==> flow/design.v <==
`timescale 1ns / 1ns
    localparam int PREGS   = 128;
    localparam int PREG_W  = $clog2(PREGS);    
    localparam int ROB_DEPTH = 16;
    localparam int ROB_PTR_W = $clog2(ROB_DEPTH);
    typedef enum logic [3:0] {
        NA,
        ADD,
        SUB,
        ANDD,
        ORR,
        RSHIFT,
        SLTIU,
        LUI
    } ALUCTRL;
    typedef enum logic [3:0] {
        NOFUNC,
        ALU,
        MEM,
        BRANCH
    } FUNCU;
    typedef enum logic {
        BHW,
        WORD
    } MEMDATATYPE;
    typedef enum logic {
        STORE,
        LOAD
    } LOADSTORE;
    typedef struct packed {
        logic [31:0] instr;
        logic [31:0] pc;
    } fetch_t;
    typedef struct packed {
        logic [31:0] instr;
        logic [31:0] pc;         
        logic [6:0]  opcode;
        logic [4:0]  rs1;        
        logic        rs1Used;
        logic [4:0]  rs2;
        logic        rs2Used;
        logic [4:0]  rd;
        logic        rdUsed;
        logic [31:0] imm;
        logic        immUsed;
        logic        spec;
        logic        lsType;     
        logic        loadStore;  
        logic        branch;
        logic        jump;
        logic        speculative;
        logic [3:0]  aluop;
        logic [3:0]  funcU;
    } decode_t;
    typedef struct packed {
        logic [PREG_W-1:0] rs1;
        logic [PREG_W-1:0] rs2;
        logic [PREG_W-1:0] rd;
        logic [PREG_W-1:0] old_rd;
        logic [4:0] arch_rd;
        logic [31:0] pc;
        logic [6:0]  opcode;
        logic [31:0] imm;
        logic        imm_used;
        logic        rd_used;
        logic [3:0]  aluop;
        logic [3:0]  funcU;
        logic [1:0]  load_store_type;    
        logic        speculative;
        logic        jump;
        logic        branch;
    } rename_t;
    typedef struct packed {
        logic        valid;
        logic        ready;
        logic [PREG_W-1:0] rs1;
        logic [PREG_W-1:0] rs2;
        logic [PREG_W-1:0] rd;
        logic [PREG_W-1:0] old_rd;
        logic [ROB_PTR_W-1:0] ROB_tag;
        logic [ROB_PTR_W-1:0] ROB_tag_clone;  
        logic [31:0] pc;
        logic [6:0]  opcode;
        logic [31:0] imm;
        logic        imm_used;
        logic        rd_used;
        logic [3:0]  aluop;
        logic [3:0]  funcU;
        logic [1:0]  load_store_type;
        logic        speculative;
        logic        jump;
        logic        branch;
        logic [31:0] rs1_val;
        logic [31:0] rs2_val;
        logic        rs1_rdy;
        logic        rs2_rdy;
        logic [6:0]  rs1_tag;    
        logic [6:0]  rs2_tag;
    } rs_entry_t;
    typedef rs_entry_t dispatch_t;
    typedef struct packed {
        logic        valid;
        logic        completed;
        logic        has_dest;
        logic [4:0]        arch_rd;
        logic [PREG_W-1:0] dest_preg;
        logic [PREG_W-1:0] old_preg;
        logic        is_branch;
        logic [31:0] pc;
    } rob_entry_t;
    typedef struct packed {
        logic [PREG_W-1:0] rd_addr;
        logic [31:0] rs1_val;
        logic rs1_used;
        logic [31:0] rs2_val;
        logic rs2_used;
        logic [31:0] imm_val;
        logic imm_used;
        logic [3:0] aluop;
        logic [ROB_PTR_W-1:0] ROB_tag;
    } alu_entry_t;
    typedef struct packed {
        logic [PREG_W-1:0] rd_addr;
        logic [31:0] rd_val;
        logic completed;
        logic [ROB_PTR_W-1:0] ROB_tag;
    } alu_out_t;
    typedef struct packed {
        logic [PREG_W-1:0] rd_addr;
        logic [31:0] rs1_val;
        logic rs1_used;
        logic [31:0] rs2_val;
        logic rs2_used;
        logic [31:0] imm_val;
        logic imm_used;
        logic jump;
        logic branch;
        logic [31:0] pc;
        logic took_branch;
        logic [ROB_PTR_W-1:0] ROB_tag;
    } branch_entry_t;
    typedef struct packed {
        logic [PREG_W-1:0] rd_addr;
        logic [31:0] rd_val;
        logic [31:0] dest_addr;
        logic branch_taken;  
        logic completed;
        logic mispredict;
        logic [ROB_PTR_W-1:0] ROB_tag;
    } branch_out_t;
    typedef struct packed {
        logic [PREG_W-1:0] rd_addr;
        logic [31:0] rs1_val;
        logic rs1_used;
        logic [31:0] rs2_val;
        logic rs2_used;
        logic [31:0] imm_val;
        logic imm_used;
        logic lsType;  
        logic loadStore;  
        logic [31:0] pc;
        logic [ROB_PTR_W-1:0] ROB_tag;
    } lsu_entry_t;
    typedef struct packed {
        logic [PREG_W-1:0] rd_addr; 
        logic [31:0] rd_val;
        logic completed;
        logic [ROB_PTR_W-1:0] ROB_tag;
    } lsu_out_t;
    typedef struct packed {
        logic [PREG_W-1:0] rd_addr;      
        logic [31:0]       rd_val;       
        logic              completed;    
        logic              mispredict;   
        logic [ROB_PTR_W-1:0] ROB_tag;  
        logic              branch_taken;  
        logic [31:0]       dest_addr;     
        logic [1:0]        src_fu;        
    } wb_packet_t;
    localparam int RS_ENTRY_W     = 204;    
    localparam int FETCH_T_W      = 64;
    localparam int DECODE_T_W     = 136;
    localparam int RENAME_T_W     = 119;
    localparam int ALU_OUT_T_W    = 44;
    localparam int BRANCH_OUT_T_W = 78;
    localparam int LSU_OUT_T_W    = 44;
`timescale 1ns / 1ns
module prioritydecoder 
#(
    parameter WIDTH = 4
)(
    input logic [WIDTH-1:0] in,
    output logic [$clog2(WIDTH)-1:0] out,
    output logic valid
);
    always_comb begin
        valid = 1'b0;
        out   = '0;
        for (int i = WIDTH-1; i >= 0; i--) begin
            if (in[i] && !valid) begin
                valid = 1'b1;
                out   = i[$clog2(WIDTH)-1:0];  
            end
        end
    end
endmodule
`timescale 1ns / 1ns
 `timescale 1ns / 1ns
module reservation_station #(
    parameter int  RS_DEPTH   = 8
)(
    input  logic      clk_i,
    input  logic      rst_i,
    input  logic      recover_i,
    input  logic      disp_valid_i,
    output logic      disp_ready_o,
    input  logic [RS_ENTRY_W-1:0] disp_entry_i,    
    output logic      issue_valid_o,
    input  logic      issue_ready_i,
    output logic [RS_ENTRY_W-1:0] issue_entry_o,   
    input  logic       cdb_valid_i,
    input  logic [6:0] cdb_tag_i
);
    logic [RS_ENTRY_W-1:0] entries [RS_DEPTH];      
    rs_entry_t rd_tmp;                  
    rs_entry_t nx_tmp;                  
    logic [RS_ENTRY_W-1:0] entries_n [RS_DEPTH];
    logic [RS_DEPTH-1:0] valid_vec;
    logic [RS_DEPTH-1:0] ready_vec;
    always_comb begin
        for (int i = 0; i < RS_DEPTH; i++) begin
            rd_tmp       = entries[i];
            valid_vec[i] = rd_tmp.valid;
            ready_vec[i] = rd_tmp.rs1_rdy & rd_tmp.rs2_rdy;  
        end
    end
    logic [RS_DEPTH-1:0] free_mask; 
    assign free_mask = ~valid_vec;
    logic [$clog2(RS_DEPTH)-1:0] free_idx;
    logic have_free;
    prioritydecoder #(.WIDTH(RS_DEPTH)) u_dec_free (
        .in   (free_mask),
        .out  (free_idx),
        .valid(have_free)
    );
    assign disp_ready_o = have_free && !recover_i;
    wire do_insert = disp_valid_i && disp_ready_o;
    logic [RS_DEPTH-1:0] issue_mask;
    assign issue_mask = valid_vec & ready_vec;
    logic [$clog2(RS_DEPTH)-1:0] issue_idx;
    logic have_issue;
    prioritydecoder #(.WIDTH(RS_DEPTH)) u_dec_issue (
        .in   (issue_mask),
        .out  (issue_idx),
        .valid(have_issue)
    );
    logic                          hold_valid;      
    rs_entry_t                      hold_entry;      
    logic [$clog2(RS_DEPTH)-1:0]    hold_idx;        
    wire cand_valid = have_issue && !recover_i;      
    wire do_issue   = issue_valid_o && issue_ready_i;  
    always_ff @(posedge clk_i or posedge rst_i) begin
        if (rst_i) begin
            hold_valid <= 1'b0;                     
            hold_entry <= '0;                       
            hold_idx   <= '0;                       
        end else if (recover_i) begin
            hold_valid <= 1'b0;
            hold_entry <= '0;
            hold_idx   <= '0;
        end else begin
            if (!hold_valid && cand_valid) begin    
                hold_valid <= 1'b1;                 
                hold_entry <= entries[issue_idx];   
                hold_idx   <= issue_idx;            
            end
            if (hold_valid && issue_ready_i) begin  
                hold_valid <= 1'b0;                 
            end
        end
    end
    assign issue_valid_o = hold_valid && !recover_i;       
    assign issue_entry_o = hold_valid ? hold_entry : '0;   
    always_comb begin
        for (int i = 0; i < RS_DEPTH; i++) begin
            nx_tmp = entries[i];
            if (cdb_valid_i && nx_tmp.valid) begin
                if (!nx_tmp.rs1_rdy && (nx_tmp.rs1_tag == cdb_tag_i))
                    nx_tmp.rs1_rdy = 1'b1;
                if (!nx_tmp.rs2_rdy && (nx_tmp.rs2_tag == cdb_tag_i))
                    nx_tmp.rs2_rdy = 1'b1;
            end
            if (do_insert && (free_idx == i)) begin
                nx_tmp       = disp_entry_i;
                nx_tmp.valid = 1'b1;
            end
            if (do_issue && !(do_insert && (hold_idx == free_idx)) && (hold_idx == i)) begin
                nx_tmp.valid   = 1'b0;
                nx_tmp.rs1_rdy = 1'b0;
                nx_tmp.rs2_rdy = 1'b0;
            end
            entries_n[i] = nx_tmp;
        end
    end
    always_ff @(posedge clk_i or posedge rst_i) begin
        if (rst_i) begin
            for (int i = 0; i < RS_DEPTH; i++) begin
                entries[i] <= '0;
            end
        end else if (recover_i) begin
            for (int i = 0; i < RS_DEPTH; i++) begin
                entries[i] <= '0;
            end
        end else begin
            for (int i = 0; i < RS_DEPTH; i++) begin
                entries[i] <= entries_n[i];
            end
        end
    end
endmodule
# ---- Step by step through the tools: reservation_station
# What the tools print for reservation_station, step after step.
# Line numbers count from 1 in the design file above.
# Operators: Yosys type, input widths -> output width; for muxes data width and select width s.
# The mark -- stands for no value.
dict set report setup {
  top_module {reservation_station}
  clk_port {clk_i}
  library {sky130hd}
  corner {tt_025C_1v80}
}

# ---- Word level
# Yosys after proc, flatten, opt, wreduce and memory -nomap, before mapping. Print and check cells are not counted. Equal cells are merged and count once.
dict set report word_totals {
  ff_bits 1840
  input_bits 217
  out_inout_bits 206
  wordCells 361
}
dict set report classes {
  equal 38
  muxes 121
  n_logic 10
  reduce_and_logical 157
}
# operator n
set ops {}
lappend ops {{$mux 204} 11}
lappend ops {{$pmux 204 s8} 1}
lappend ops {{$mux 203} 8}
lappend ops {{$eq 7x7->1} 16}
lappend ops {{$reduce_bool 4->1} 24}
lappend ops {{$mux 1} 83}
lappend ops {{$logic_and 1x1->1} 63}
lappend ops {{$mux 3} 18}
lappend ops {{$eq 3x3->1 const B} 12}
lappend ops {{$logic_not 1->1} 33}
lappend ops {{$reduce_and 2->1} 16}
lappend ops {{$reduce_bool 3->1} 9}
lappend ops {{$reduce_bool 2->1} 9}
lappend ops {{$eq 3x2->1 const B} 6}
lappend ops {{$eq 3x1->1 const B} 3}
lappend ops {{$logic_not 3->1} 3}
lappend ops {{$and 1x1->1} 8}
lappend ops {{$and 8x8->8} 1}
lappend ops {{$not 8->8} 1}
lappend ops {{$eq 3x3->1} 1}

# ---- Depth
# Yosys ltp: most cells in a row. Word level: on the elaborated netlist, between registers, memories and ports. Mapped: between sequential cells and ports; inverters and the memories' decode and read muxes count.
dict set report logic_depth {
  word_depth 31
  abc_area 0
  depth_mapped 10
  mapped_depth_nobuf 5
}

# ---- Netlist
# Source: synth_stat.txt of the flow (Yosys; design flattened, memories mapped). It holds for the ABC_AREA given above (unset counts as 0); a run with the other value may have another netlist.
# Totals and module areas in this step are rounded.
# type n area_total_um2
set by_type {}
lappend by_type {sky130_fd_sc_hd__dfrtp_1 1840 4.6E+04}
lappend by_type {sky130_fd_sc_hd__nand2_1 3434 1.29E+04}
lappend by_type {sky130_fd_sc_hd__a21oi_1 1810 9.06E+03}
lappend by_type {sky130_fd_sc_hd__o221ai_1 402 3.52E+03}
lappend by_type {sky130_fd_sc_hd__clkbuf_1 788 2.96E+03}
lappend by_type {sky130_fd_sc_hd__a221o_1 201 2011.93}
lappend by_type {sky130_fd_sc_hd__a21o_1 201 1.51E+03}
lappend by_type {sky130_fd_sc_hd__a31oi_1 211 1.32E+03}
lappend by_type {sky130_fd_sc_hd__and2_1 207 1.29E+03}
lappend by_type {sky130_fd_sc_hd__buf_2 241 1.21E+03}
lappend by_type {sky130_fd_sc_hd__o21ai_0 205 1.03E+03}
lappend by_type {sky130_fd_sc_hd__xor2_1 80 700.672}
lappend by_type {sky130_fd_sc_hd__buf_4 46 345.331}
lappend by_type {sky130_fd_sc_hd__xnor2_1 34 297.786}
lappend by_type {sky130_fd_sc_hd__nor4_1 34 212.704}
lappend by_type {sky130_fd_sc_hd__nor2_1 34 127.622}
lappend by_type {sky130_fd_sc_hd__buf_1 27 101.347}
lappend by_type {sky130_fd_sc_hd__nand3_1 19 95.091}
# Other cell types: 28; their cells: 87.
dict set report synth_totals {
  stdcells 9901
  mapped_area_um2 85320
  seqArea_um2 46040
  ff_cells 1840
  n_buf 1102
}
# The figures by module come from a second, unflattened synthesis with its own total; it is not the netlist above.
dict set report unflattened {
  cells_unflattened 10291
  hier_area_um2 87930
}
# Rows give one instance, submodules left out.
# module n_inst n_cells area_um2 mod_seq_area_um2
set by_module {}
lappend by_module {reservation_station 1 10269 87800 46040}
lappend by_module {{prioritydecoder (WIDTH=8)} 2 11 66.3 0.0}

# ---- Worst setup path after synthesis
# Source: OpenSTA report_checks on the synthesized netlist (no wires, ideal clock, input and output delay 20% of the period each), path of least setup slack; recovery checks are left aside. Register names are those of the netlist, which keeps one name where synthesis merged equal registers.
dict set report synth_path {
  path_type {input to output}
  startpoint {input port recover_i}
  endpoint {output port disp_ready_o}
  tclk_ps 10000
  input_delay_ps 2000
  launch_ps 2000
  arrival_time_ps 2933
  required_ps 8000
  slack_ps 5067
  path_delay_ps 933
  path_stages 4
  synth_period_reached_ps 4933
}
# "path_delay_ps" is the arrival time less input delay plus setup time.
# A path that ends at an output port has no setup time.
# "path_stages" counts driving pins, that of a launching flip-flop among them; a cell with two outputs on the path counts twice.
# "synth_period_reached_ps" = period - worst setup slack (recovery checks aside). The figure is calculated, with input and output delays left at 20% of the set period.
# Between the ends stands the longest chain of elaborated cells between them, by number of cells; it is not shown to be the way that was timed. Of several equally long chains one is given.
# A line is the first line of the expression or statement that the cell stems from. Yosys adds cells for indexed reads and writes and turns some case tables into memories.
dict set report synth_via {
  path_cell_list {sky130_fd_sc_hd__clkbuf_1 > sky130_fd_sc_hd__clkbuf_1 > sky130_fd_sc_hd__clkbuf_1 > sky130_fd_sc_hd__nor2_1}
  elab_chain_len 2
}
# element line_no
set synth_lines {}
lappend synth_lines {{start: declaration} 214} ;# input  logic      recover_i,
lappend synth_lines {{$logic_not 1->1} 246} ;# assign disp_ready_o = have_free && !recover_i;
lappend synth_lines {{$logic_and 1x1->1} 246}
lappend synth_lines {{end: declaration} 216} ;# output logic      disp_ready_o,

# ---- Path in the finished layout
# Path of least setup slack in the final report of run 1 (OpenROAD, finished layout, wires in). Where an end is a register, its clock arrival counts in the times.
# The path's times are printed in steps of 10 ps; the period is the one set.
dict set report layout_path {
  path_type {input to output}
  startpoint {input port recover_i}
  endpoint {output port disp_ready_o}
  tclk_ps 10000
  input_delay_ps 2000
  launch_ps 2000
  arrival_time_ps 4840
  required_ps 8000
  slack_ps 3160
  path_stages 6
}
# Between the ends stands the longest chain of elaborated cells between them, by number of cells; it is not shown to be the way that was timed. Of several equally long chains one is given.
dict set report layout_via {
  path_cell_list {sky130_fd_sc_hd__clkdlybuf4s50_1 > sky130_fd_sc_hd__clkbuf_1 > sky130_fd_sc_hd__clkbuf_2 > sky130_fd_sc_hd__clkbuf_1 > sky130_fd_sc_hd__nor2_1 > sky130_fd_sc_hd__clkdlybuf4s50_1}
  elab_chain_len 2
}
# element line_no
set layout_lines {}
lappend layout_lines {{start: declaration} 214} ;# input  logic      recover_i,
lappend layout_lines {{$logic_not 1->1} 246} ;# assign disp_ready_o = have_free && !recover_i;
lappend layout_lines {{$logic_and 1x1->1} 246}
lappend layout_lines {{end: declaration} 216} ;# output logic      disp_ready_o,

; Measured results for reservation_station: 3 stored runs of the Yosys and OpenROAD flow on sky130hd. The settings differ; the order carries no meaning. The constraints put input and output delay at 20% of the set period each and load the outputs with 0.01 pF.
; "achieved_clock_period_ps" means the clock period less the worst setup slack. The figure is calculated, with input and output delays left at 20% of the set period.
; "timing.worst_path_ps" = time allowed to the worst setup path (clock period - input delay - output delay, where it has them) - its slack; a late launch clock adds to it, a late capture clock takes from it.
; By "fin_power_uw" is meant OpenSTA's value without simulated activity: inputs other than the clock are taken to toggle once in ten clock periods, and the tool carries that through the logic.
; "timing.worst_path_ps" is known to 10 ps.
; The results are shown rounded.

[run 1: settings]
ABC_AREA = 0
CORE_ASPECT_RATIO = 1.77
CORE_MARGIN = 3
CORE_UTILIZATION = 60
CTS_CLUSTER_DIAMETER = 240
GPL_ROUTABILITY_DRIVEN = 0
GPL_TIMING_DRIVEN = 0
HOLD_SLACK_MARGIN = 0.25
MAX_ROUTING_LAYER = met5
PLACE_DENSITY = 0.55
SLEW_MARGIN = 20
period_ns = 10.0
CAP_MARGIN = 20
[run 1: results]
worst_setup_slack_ps = 3161
final_cell_area_um2 = 97170
fin_power_uw = 15120
setup_tns_ps = 0
post_synth_area_um2 = 85320
worst_hold_slack_ps = 500
final_util_frac = 0.69
timing.worst_path_ps = 2840
path_kind = input to output
die_um2 = 147000
achieved_clock_period_ps = 6839

[run 2: settings]
ABC_AREA = 0
CELL_PAD_IN_SITES_DETAIL_PLACEMENT = 1
CELL_PAD_IN_SITES_GLOBAL_PLACEMENT = 1
CORE_MARGIN = 3
CTS_CLUSTER_DIAMETER = 381
GPL_ROUTABILITY_DRIVEN = 0
GPL_TIMING_DRIVEN = 0
HOLD_SLACK_MARGIN = 0.09
MAX_ROUTING_LAYER = met4
SLEW_MARGIN = 35
TNS_END_PERCENT = 70
period_ns = 4.02
CAP_MARGIN = 20
CORE_UTILIZATION = 40
[run 2: results]
worst_setup_slack_ps = 64
final_cell_area_um2 = 101300
fin_power_uw = 40660
setup_tns_ps = 0
post_synth_area_um2 = 85320
worst_hold_slack_ps = 266
final_util_frac = 0.481
timing.worst_path_ps = 3960
path_kind = register to register
die_um2 = 218900
achieved_clock_period_ps = 3956

[run 3: settings]
CELL_PAD_IN_SITES_DETAIL_PLACEMENT = 1
CELL_PAD_IN_SITES_GLOBAL_PLACEMENT = 1
CTS_CLUSTER_DIAMETER = 167
GPL_TIMING_DRIVEN = 0
HOLD_SLACK_MARGIN = 0.09
period_ns = 10.0
CAP_MARGIN = 20
CORE_MARGIN = 2
CORE_UTILIZATION = 40
SLEW_MARGIN = 20
[run 3: results]
worst_setup_slack_ps = 2664
final_cell_area_um2 = 100400
fin_power_uw = 16350
setup_tns_ps = 0
post_synth_area_um2 = 85320
worst_hold_slack_ps = 486
final_util_frac = 0.473
timing.worst_path_ps = 3340
path_kind = input to output
die_um2 = 217000
achieved_clock_period_ps = 7336
